==> flow/design.v <==
`timescale 1ns / 1ps
module counter #(size = 8) (clk, rst, ld, ld_val, en, up, val);
    input                 clk, rst, ld, en, up;
    input      [size-1:0] ld_val;
    output reg [size-1:0] val;
    always @(posedge clk, posedge rst) begin
        if (rst) begin
            val <= 0;
        end else if (ld) begin
            val <= ld_val;
        end else if (en) begin
            val <= (up) ? val+1 : val-1;
        end
    end
endmodule
module barrelshift #(size = 8) (barrel_in, barrel, right, barrel_out);
    input      signed [size-1:0] barrel_in;
    input                  [3:0] barrel;
    input                        right;
    output reg signed [size-1:0] barrel_out;
    always @(barrel_in, barrel, right) begin
        barrel_out = barrel_in;
        if (barrel == 1) begin
            barrel_out = (right) ? barrel_in >>> 1 : barrel_in <<< 1;
        end else if (barrel == 2) begin
            barrel_out = (right) ? barrel_in >>> 2 : barrel_in <<< 2;
        end else if (barrel == 3) begin
            barrel_out = (right) ? barrel_in >>> 3 : barrel_in <<< 3;
        end else if (barrel == 4) begin
            barrel_out = (right) ? barrel_in >>> 4 : barrel_in <<< 4;
        end else if (barrel == 5) begin
            barrel_out = (right) ? barrel_in >>> 5 : barrel_in <<< 5;
        end else if (barrel == 6) begin
            barrel_out = (right) ? barrel_in >>> 6 : barrel_in <<< 6;
        end else if (barrel == 7) begin
            barrel_out = (right) ? barrel_in >>> 7 : barrel_in <<< 7;
        end else if (barrel == 8) begin
            barrel_out = (right) ? barrel_in >>> 8 : barrel_in <<< 8;
        end else if (barrel == 9) begin
            barrel_out = (right) ? barrel_in >>> 9 : barrel_in <<< 9;
        end else if (barrel == 10) begin
            barrel_out = (right) ? barrel_in >>> 10 : barrel_in <<< 10;
        end else if (barrel == 11) begin
            barrel_out = (right) ? barrel_in >>> 11 : barrel_in <<< 11;
        end else if (barrel == 12) begin
            barrel_out = (right) ? barrel_in >>> 12 : barrel_in <<< 12;
        end else if (barrel == 13) begin
            barrel_out = (right) ? barrel_in >>> 13 : barrel_in <<< 13;
        end else if (barrel == 14) begin
            barrel_out = (right) ? barrel_in >>> 14 : barrel_in <<< 14;
        end else if (barrel == 15) begin
            barrel_out = (right) ? barrel_in >>> 15 : barrel_in <<< 15;
        end
    end
endmodule
module register #(size = 8) (clk, rst, ld, ld_val, val);
    input clk, rst, ld;
    input      signed [size-1:0] ld_val;
    output reg signed [size-1:0] val;
    always @(posedge clk, posedge rst) begin
        if (rst) begin
            val <= 0;
        end else if (ld) begin
            val <= ld_val;
        end
    end
endmodule
module cordic (clk, rst, s, angle, done, sine, cosine);
    input                   clk, rst, s;
    input   signed  [31:0]  angle;
    output  reg             done;
    output  signed  [31:0]  sine, cosine;
    reg              [1:0]  y, yn;
    wire                    z;
    wire             [3:0]  cntr_val0;
    wire    signed  [31:0]  atan [0:15];
    reg                     reg_ld_angle, reg_ld_sine, reg_ld_cosine, cntr_ld0, cntr_en0;
    wire    signed  [31:0]  reg_ld_val_angle, reg_ld_val_sine, reg_ld_val_cosine;
    wire    signed  [31:0]  reg_val_angle, reg_val_sine, reg_val_cosine, bshft_val_cosine, bshft_val_sine;
    assign atan[0]  = 450_000_000;
    assign atan[1]  = 265_650_512;
    assign atan[2]  = 140_362_435;
    assign atan[3]  = 071_250_163;
    assign atan[4]  = 035_763_344;
    assign atan[5]  = 017_899_106;
    assign atan[6]  = 008_951_737;
    assign atan[7]  = 004_476_142;
    assign atan[8]  = 002_381_050;
    assign atan[9]  = 001_119_057;
    assign atan[10] = 000_559_529;
    assign atan[11] = 000_279_765;
    assign atan[12] = 000_139_882;
    assign atan[13] = 000_069_941;
    assign atan[14] = 000_034_971;
    assign atan[15] = 000_017_485;
    always @(posedge clk, posedge rst) begin
        if (rst) begin
            y <= 0;
        end else begin
            y <= yn;
        end
    end
    always @(y, s, z) begin
        case (y)
            0: begin
                if (~s) begin
                    yn <= 0;
                end else begin
                    yn <= 1;
                end
            end
            1: begin
                if (~z) begin
                    yn <= 1;
                end else begin
                    yn <= 2;
                end
            end
            2: begin
                if (s) begin
                    yn <= 2;
                end else begin
                    yn <= 0;
                end
            end
            default: yn <= 2'bxx;
        endcase
    end
    always @(y, s) begin
        reg_ld_angle = 0; reg_ld_sine = 0; reg_ld_cosine = 0; cntr_ld0 = 0; cntr_en0 = 0; done = 0;
        case (y)
            0: begin
                reg_ld_angle = 1; cntr_ld0 = 1;
                if (s) begin
                    reg_ld_sine = 1; reg_ld_cosine = 1;
                end
            end
            1: begin
                reg_ld_angle = 1; reg_ld_sine = 1; reg_ld_cosine = 1; cntr_en0 = 1;
            end
            2: begin
                done = 1;
            end
        endcase
    end
    assign reg_ld_val_angle = (y == 0) ? angle : (reg_val_angle >= 000_000_000) ? 
        reg_val_angle - atan[cntr_val0] : reg_val_angle + atan[cntr_val0];
    assign reg_ld_val_cosine = (y == 0) ? 006_073_000 : (reg_val_angle >= 000_000_000) ?
        reg_val_cosine - bshft_val_sine : reg_val_cosine + bshft_val_sine;
    assign reg_ld_val_sine = (y == 0) ? 000_000_000 : (reg_val_angle >= 000_000_000) ?
        reg_val_sine + bshft_val_cosine : reg_val_sine - bshft_val_cosine;
    assign z = (cntr_val0 == 15);
    counter   #(4) c0 (clk, rst, cntr_ld0, 0, cntr_en0, 1, cntr_val0);
    register #(32) r_angle (clk, rst, reg_ld_angle, reg_ld_val_angle, reg_val_angle);
    register #(32) r_cosine (clk, rst, reg_ld_cosine, reg_ld_val_cosine, reg_val_cosine);
    register #(32) r_sine (clk, rst, reg_ld_sine, reg_ld_val_sine, reg_val_sine);
    barrelshift #(32) b_cosine (reg_val_cosine, cntr_val0, 1, bshft_val_cosine);
    barrelshift #(32) b_sine (reg_val_sine, cntr_val0, 1, bshft_val_sine);
    assign sine = reg_val_sine;
    assign cosine = reg_val_cosine;
endmodule
Subject: tool reports on cordic

Hi,

## Tool chain data of cordic

Module cordic before and after one edit of its RTL, step after step.
Lines under "original" count in the file above, lines under "edited" in the edited file.
"difference": "edited" minus "original" as printed here. "relative change": 100 x difference / "original".
Cell names lack the library's common part.
A cell with n/a has no value.

- Top: cordic
- Clock port: clk
- Cell library: sky130hd
- Timing corner: tt_025C_1v80

## The edit

The edit as a unified diff against the file above.
A script made this edit. It changes what the design does and was not meant as an optimisation.

```diff
@@ -158,4 +158,6 @@
     barrelshift #(32) b_sine (reg_val_sine, cntr_val0, 1, bshft_val_sine);
     assign sine = reg_val_sine;
-    assign cosine = reg_val_cosine;
+    reg signed [31:0] cosine_p1;
+    always @(posedge clk) cosine_p1 <= reg_val_cosine;
+    assign cosine = cosine_p1;
 endmodule
```

## Elaborated design

Source: Yosys, flattened and elaborated, memories not mapped. Widths are those after wreduce. Registers that Yosys merges into a memory's read port (data or address) are not register bits. Print and check cells do not count.

Storage and ports:

| what | original | edited | difference | relative change (%) |
|---|---|---|---|---|
| bits in registers | 102 | 134 | +32 | +31.37 |
| input port bits | 35 | 35 | 0 | 0.00 |
| elaborated cells | 83 | 84 | +1 | +1.20 |

Cells by class:

| what | original | edited | difference | relative change (%) |
|---|---|---|---|---|
| add/subtract/negate cells | 7 | 7 | 0 | 0.00 |
| magnitude comparators | 1 | 1 | 0 | 0.00 |
| equality and inequality tests | 17 | 17 | 0 | 0.00 |
| multiplexer cells | 49 | 49 | 0 | 0.00 |
| reductions and logical operators | 4 | 4 | 0 | 0.00 |

Operator list:

| kind | original | edited | difference | relative change (%) |
|---|---|---|---|---|
| two-way mux 31 bit | 30 | 30 | 0 | 0.00 |
| equality test 4 bit (second input constant) | 8 | 8 | 0 | 0.00 |
| two-way mux 1 bit | 6 | 6 | 0 | 0.00 |
| two-way mux 32 bit | 6 | 6 | 0 | 0.00 |
| equality test 4 x 3 -> 1 bit (second input constant) | 4 | 4 | 0 | 0.00 |
| adder 32 bit | 3 | 3 | 0 | 0.00 |
| subtractor 32 bit | 3 | 3 | 0 | 0.00 |
| equality test 4 x 2 -> 1 bit (second input constant) | 2 | 2 | 0 | 0.00 |
| two-way mux 2 bit | 2 | 2 | 0 | 0.00 |
| two-way mux 4 bit | 2 | 2 | 0 | 0.00 |
| adder 4 x 1 -> 4 bit (second input constant) | 1 | 1 | 0 | 0.00 |
| equality test 2 x 1 -> 1 bit (second input constant) | 1 | 1 | 0 | 0.00 |
| equality test 2 bit (second input constant) | 1 | 1 | 0 | 0.00 |
| equality test 4 x 1 -> 1 bit (second input constant) | 1 | 1 | 0 | 0.00 |
| greater-or-equal comparator 32 x 1 -> 1 bit (second input constant) | 1 | 1 | 0 | 0.00 |
| logical NOT 2 bit | 1 | 1 | 0 | 0.00 |
| logical NOT 4 bit | 1 | 1 | 0 | 0.00 |
| parallel mux 1 bit (select 2 bit) | 1 | 1 | 0 | 0.00 |
| parallel mux 2 bit (select 3 bit) | 1 | 1 | 0 | 0.00 |
| parallel mux 32 bit (select 16 bit) | 1 | 1 | 0 | 0.00 |
| nonzero test 2 bit | 1 | 1 | 0 | 0.00 |
| OR reduction 2 bit | 1 | 1 | 0 | 0.00 |

## Longest topological paths

Depth = most cells in a row (Yosys ltp): at word level without a register or memory, in the mapped netlist without a sequential cell, where the memories' decode and read muxes count.

Depth:

| what | original | edited | difference | relative change (%) |
|---|---|---|---|---|
| depth in word-level cells | 19 | 19 | 0 | 0.00 |
| ABC_AREA | 0 | 0 | n/a | n/a |
| depth in mapped cells | 33 | 31 | -2 | -6.06 |

## After synthesis

Yosys stat after the flow's synthesis: flattened, memories mapped to cells. It holds for the ABC_AREA given above (unset counts as 0); a run with the other value may have another netlist.

Cell types:

| type | original | edited | difference | relative change (%) |
|---|---|---|---|---|
| nand2_1 | 254 | 286 | +32 | +12.60 |
| dfxtp_1 | 0 | 32 | +32 | n/a |
| a21oi_1 | 297 | 267 | -30 | -10.10 |
| buf_2 | 83 | 54 | -29 | -34.94 |
| clkbuf_1 | 122 | 150 | +28 | +22.95 |
| nor2_1 | 151 | 174 | +23 | +15.23 |
| nand3_1 | 51 | 34 | -17 | -33.33 |
| a21o_1 | 61 | 49 | -12 | -19.67 |
| o221ai_1 | 29 | 18 | -11 | -37.93 |
| xor2_1 | 83 | 73 | -10 | -12.05 |
| o22ai_1 | 62 | 52 | -10 | -16.13 |
| o21ai_0 | 275 | 284 | +9 | +3.27 |
| o21a_1 | 25 | 34 | +9 | +36.00 |
| o21ai_1 | 13 | 22 | +9 | +69.23 |
| nor3_1 | 47 | 39 | -8 | -17.02 |
| or3_1 | 13 | 21 | +8 | +61.54 |
| o2111ai_1 | 7 | 15 | +8 | +114.29 |
| o2bb2ai_1 | 4 | 12 | +8 | +200.00 |

The list need not be complete.

Synthesis totals:

| what | original | edited | difference | relative change (%) |
|---|---|---|---|---|
| cell count | 2725 | 2767 | +42 | +1.54 |
| mapped area (mm2) | 0.0192222 | 0.0197527 | +0.0005305 | +2.76 |
| sequential part of the area (mm2) | 0.0025787 | 0.0032193 | +0.0006406 | +24.84 |
| flip-flops | 103 | 135 | +32 | +31.07 |

The figures by module come from a second, unflattened synthesis with its own total; it is not the netlist above.

Second synthesis, totals:

| what | original | edited | difference | relative change (%) |
|---|---|---|---|---|
| cells (unflattened synthesis) | 3693 | 3725 | +32 | +0.87 |
| area (unflattened synthesis) (mm2) | 0.0258473 | 0.0264879 | +0.0006406 | +2.48 |

Each row is one instance without its submodules.

By module, original:

| module | instances | cells | area (mm2) |
|---|---|---|---|
| barrelshift (size=32) | 2 | 1161 | 0.0069604 |
| cordic | 1 | 1132 | 0.007551 |
| register (size=32) | 3 | 69 | 0.0013488 |
| counter (size=4) | 1 | 32 | 0.0003291 |

By module, edited:

| module | instances | cells | area (mm2) |
|---|---|---|---|
| barrelshift (size=32) | 2 | 1161 | 0.0069604 |
| cordic | 1 | 1164 | 0.0081916 |
| register (size=32) | 3 | 69 | 0.0013488 |
| counter (size=4) | 1 | 32 | 0.0003291 |

## Path before layout

Path of least setup slack by OpenSTA after synthesis, without wires, with an ideal clock, recovery checks aside; 20% of the period is set as input and as output delay. Where synthesis merged equal registers, the netlist keeps one of their names.

Path after synthesis:

| what | original | edited | difference | relative change (%) |
|---|---|---|---|---|
| path type | register to register | register to register | n/a | n/a |
| start | register c0.val[3] | register c0.val[0] | n/a | n/a |
| end | register r_angle.val[29] | register r_angle.val[30] | n/a | n/a |
| clock period (ps) | 7500 | 7500 | 0 | 0.00 |
| time at the first pin (ps) | 0 | 0 | 0 | n/a |
| data arrival time (ps) | 5591 | 6059 | +468 | +8.37 |
| slack (ps) | 1774 | 1362 | -412 | n/a |
| path delay (ps) | 5726 | 6139 | +413 | +7.21 |
| stages on the path | 32 | 29 | -3 | -9.38 |
| synthesis period reached (ps) | 5726 | 6138 | +412 | +7.20 |

"path delay" is the arrival time less input delay plus setup time.
"stages on the path": output pins that drive a net of the path, with the launching flip-flop's if there is one; two outputs of one cell count as two.
"synthesis period reached" = period - worst setup slack (recovery checks aside). The figure is calculated, with input and output delays left at 20% of the set period.
Between the ends stands the longest chain of elaborated cells between them, by number of cells; it is not shown to be the way that was timed. Of several equally long chains one is given.
A line is the first line of the expression or statement that the cell stems from. Yosys adds cells for indexed reads and writes and turns some case tables into memories.
A register here has more assigning lines than the two given.

On the way, after synthesis, original:
- Cell sequence: dfrtp_1 > buf_4 > buf_2 > buf_2 > clkbuf_1 > buf_1 > clkbuf_1 > nand2_1 > a21oi_1 > a221oi_1 > inv_1 > ha_1 > nand2_1 > nor2_1 > nand2b_1 > or3_1 > a21o_1 > nand2_1 > xnor2_1 > ha_1 > o21a_1 > o21ai_0 > a21oi_1 > o31ai_1 > nand2_1 > a21oi_1 > o21bai_1 > o221ai_1 > o21ai_0 > a31oi_1 > xor2_1 > o21ai_0
- Length of the longest elaborated chain: 5

Ends and longest elaborated chain, after synthesis, original:

| what | RTL line | text |
|---|---|---|
| start, declared | 5 | `output reg [size-1:0] val;` |
| start, assigned | 10 | `val <= ld_val;` |
| start, assigned | 12 | `val <= (up) ? val+1 : val-1;` |
| equality test 4 bit | 147 | `reg_val_angle - atan[cntr_val0] : reg_val_angle + atan[cntr_val0];` |
| parallel mux 32 bit (select 16 bit) | 147 |  |
| adder 32 bit | 147 |  |
| two-way mux 32 bit x2 | 146 | `assign reg_ld_val_angle = (y == 0) ? angle : (reg_val_angle >= 000_000_000) ?` |
| end, assigned | 62 | `val <= 0;` |
| end, assigned | 64 | `val <= ld_val;` |
| end, declared | 59 | `output reg signed [size-1:0] val;` |

On the way, after synthesis, edited:
- Cell sequence: dfrtp_1 > ha_1 > buf_2 > buf_4 > buf_6 > buf_4 > buf_4 > buf_2 > buf_2 > buf_1 > o32ai_1 > ha_1 > nand3_1 > nor2_1 > nand4_1 > and2_1 > xnor2_1 > ha_1 > a21o_1 > a2111o_1 > a2111oi_0 > nor3_1 > o2111a_1 > o41ai_1 > a21oi_1 > a311oi_1 > xnor2_1 > nand2_1 > a2bb2oi_1
- Length of the longest elaborated chain: 5

Ends and longest elaborated chain, after synthesis, edited:

| what | RTL line | text |
|---|---|---|
| start, declared | 5 | `output reg [size-1:0] val;` |
| start, assigned | 10 | `val <= ld_val;` |
| start, assigned | 12 | `val <= (up) ? val+1 : val-1;` |
| equality test 4 bit | 147 | `reg_val_angle - atan[cntr_val0] : reg_val_angle + atan[cntr_val0];` |
| parallel mux 32 bit (select 16 bit) | 147 |  |
| adder 32 bit | 147 |  |
| two-way mux 32 bit x2 | 146 | `assign reg_ld_val_angle = (y == 0) ? angle : (reg_val_angle >= 000_000_000) ?` |
| end, assigned | 62 | `val <= 0;` |
| end, assigned | 64 | `val <= ld_val;` |
| end, declared | 59 | `output reg signed [size-1:0] val;` |

## Path in the finished layout

From the final timing report of the runs of pair 1: the path of least setup slack in the routed layout; clock arrival at registers is part of the times.
The path's times are printed in steps of 10 ps; the period is the one set.

Path post-layout:

| what | original | edited | difference | relative change (%) |
|---|---|---|---|---|
| path type | register to register | register to register | n/a | n/a |
| start | register c0.val[0] | register c0.val[1] | n/a | n/a |
| end | register r_sine.val[28] | register r_sine.val[31] | n/a | n/a |
| clock period (ps) | 7500 | 7500 | 0 | 0.00 |
| time at the first pin (ps) | 410 | 480 | +70 | +17.07 |
| data arrival time (ps) | 7340 | 7470 | +130 | +1.77 |
| slack (ps) | 470 | 450 | -20 | n/a |
| stages on the path | 26 | 24 | -2 | -7.69 |

Between the ends stands the longest chain of elaborated cells between them, by number of cells; it is not shown to be the way that was timed. Of several equally long chains one is given.
A register here has more assigning lines than the two given.

On the way, post-layout, original:
- Cell sequence: dfrtp_1 > inv_1 > ha_4 > buf_4 > a211oi_1 > a221oi_1 > a211oi_1 > o31ai_1 > inv_1 > ha_1 > mux2_2 > inv_1 > fa_1 > nor2b_1 > o31ai_1 > a21oi_1 > a31oi_1 > buf_4 > a21oi_1 > and2_1 > o21ai_0 > or2_2 > o21ai_0 > a21oi_1 > mux2i_1 > a311o_1
- Length of the longest elaborated chain: 19

Ends and longest elaborated chain, post-layout, original:

| what | RTL line | text |
|---|---|---|
| start, declared | 5 | `output reg [size-1:0] val;` |
| start, assigned | 10 | `val <= ld_val;` |
| start, assigned | 12 | `val <= (up) ? val+1 : val-1;` |
| equality test 4 bit | 51 | `end else if (barrel == 15) begin` |
| two-way mux 31 bit | 51 |  |
| two-way mux 31 bit | 49 | `end else if (barrel == 14) begin` |
| two-way mux 31 bit | 47 | `end else if (barrel == 13) begin` |
| two-way mux 31 bit | 45 | `end else if (barrel == 12) begin` |
| two-way mux 31 bit | 43 | `end else if (barrel == 11) begin` |
| two-way mux 31 bit | 41 | `end else if (barrel == 10) begin` |
| [... 4 more ...] | n/a |  |
| two-way mux 31 bit | 31 | `end else if (barrel == 5) begin` |
| two-way mux 31 bit | 29 | `end else if (barrel == 4) begin` |
| two-way mux 31 bit | 27 | `end else if (barrel == 3) begin` |
| two-way mux 31 bit | 25 | `end else if (barrel == 2) begin` |
| two-way mux 31 bit | 23 | `if (barrel == 1) begin` |
| subtractor 32 bit | 151 | `reg_val_sine + bshft_val_cosine : reg_val_sine - bshft_val_cosine;` |
| two-way mux 32 bit x2 | 150 | `assign reg_ld_val_sine = (y == 0) ? 000_000_000 : (reg_val_angle >= 000_000_000) ?` |
| end, assigned | 62 | `val <= 0;` |
| end, assigned | 64 | `val <= ld_val;` |
| end, declared | 59 | `output reg signed [size-1:0] val;` |

On the way, post-layout, edited:
- Cell sequence: dfrtp_1 > inv_1 > ha_4 > buf_4 > nand2b_1 > o2111ai_1 > and3_1 > o21ai_0 > nor2_1 > nand2_1 > nand2_1 > xnor2_1 > ha_1 > o21a_1 > o2111ai_1 > o211ai_1 > a211oi_1 > a211oi_1 > and3_1 > o41a_1 > a31oi_1 > or3_1 > a211o_1 > nand3_1
- Length of the longest elaborated chain: 19

Ends and longest elaborated chain, post-layout, edited:

| what | RTL line | text |
|---|---|---|
| start, declared | 5 | `output reg [size-1:0] val;` |
| start, assigned | 10 | `val <= ld_val;` |
| start, assigned | 12 | `val <= (up) ? val+1 : val-1;` |
| equality test 4 bit | 51 | `end else if (barrel == 15) begin` |
| two-way mux 31 bit | 51 |  |
| two-way mux 31 bit | 49 | `end else if (barrel == 14) begin` |
| two-way mux 31 bit | 47 | `end else if (barrel == 13) begin` |
| two-way mux 31 bit | 45 | `end else if (barrel == 12) begin` |
| two-way mux 31 bit | 43 | `end else if (barrel == 11) begin` |
| two-way mux 31 bit | 41 | `end else if (barrel == 10) begin` |
| [... 4 more ...] | n/a |  |
| two-way mux 31 bit | 31 | `end else if (barrel == 5) begin` |
| two-way mux 31 bit | 29 | `end else if (barrel == 4) begin` |
| two-way mux 31 bit | 27 | `end else if (barrel == 3) begin` |
| two-way mux 31 bit | 25 | `end else if (barrel == 2) begin` |
| two-way mux 31 bit | 23 | `if (barrel == 1) begin` |
| subtractor 32 bit | 151 | `reg_val_sine + bshft_val_cosine : reg_val_sine - bshft_val_cosine;` |
| two-way mux 32 bit x2 | 150 | `assign reg_ld_val_sine = (y == 0) ? 000_000_000 : (reg_val_angle >= 000_000_000) ?` |
| end, assigned | 62 | `val <= 0;` |
| end, assigned | 64 | `val <= ld_val;` |
| end, declared | 59 | `output reg signed [size-1:0] val;` |

## Layout results

Both versions went through the flow (Yosys, OpenROAD) with the same settings in each pair. Constraints: input delay and output delay 20% of the set period each, output load 0.01 pF.

Flow settings, pair 1:
- SETUP_SLACK_MARGIN: 0.3
- period_ns: 7.5
- CAP_MARGIN: 20
- CORE_MARGIN: 2
- CORE_UTILIZATION: 40
- SLEW_MARGIN: 20

Final reports, pair 1:

| what | original | edited | difference | relative change (%) |
|---|---|---|---|---|
| chip area after synthesis (Yosys) (mm2) | 0.0192222 | 0.0197527 | +0.0005305 | +2.76 |
| die size (mm2) | 0.0498249 | 0.0511755 | +0.0013506 | +2.71 |
| area of the standard cells in the finished layout (mm2) | 0.0215857 | 0.0221988 | +0.0006131 | +2.84 |
| post-layout utilization (%) | 45.4 | 45.4 | 0.0 | n/a |
| smallest setup slack (ps) | 465 | 451 | -14 | n/a |
| worst hold slack in the final report (ps) | 571 | 465 | -106 | n/a |
| clock period reached (ps) | 7035 | 7049 | +14 | +0.20 |

Flow settings, pair 2:
- ABC_AREA: 0
- CELL_PAD_IN_SITES_GLOBAL_PLACEMENT: 0
- CORE_UTILIZATION: 18
- GPL_ROUTABILITY_DRIVEN: 1
- HOLD_SLACK_MARGIN: 0.11
- MAX_ROUTING_LAYER: met5
- PLACE_DENSITY_LB_ADDON: 0.24
- SETUP_SLACK_MARGIN: 0.5
- period_ns: 5.3
- CAP_MARGIN: 20
- CORE_MARGIN: 2
- SLEW_MARGIN: 20

Final reports, pair 2:

| what | original | edited | difference | relative change (%) |
|---|---|---|---|---|
| chip area after synthesis (Yosys) (mm2) | 0.0192222 | 0.0197527 | +0.0005305 | +2.76 |
| die size (mm2) | 0.109419 | 0.112403 | +0.002984 | +2.73 |
| area of the standard cells in the finished layout (mm2) | 0.0308646 | 0.0308521 | -0.0000125 | -0.04 |
| post-layout utilization (%) | 29.2 | 28.3 | -0.9 | n/a |
| smallest setup slack (ps) | -449 | -563 | -114 | n/a |
| worst hold slack in the final report (ps) | 571 | 437 | -134 | n/a |
| clock period reached (ps) | 5749 | 5863 | +114 | +1.98 |

"clock period reached" is the run's clock period less its worst setup slack. It is reckoned from that one timing run; input and output delays stay at 20% of the period that was set.

Regards
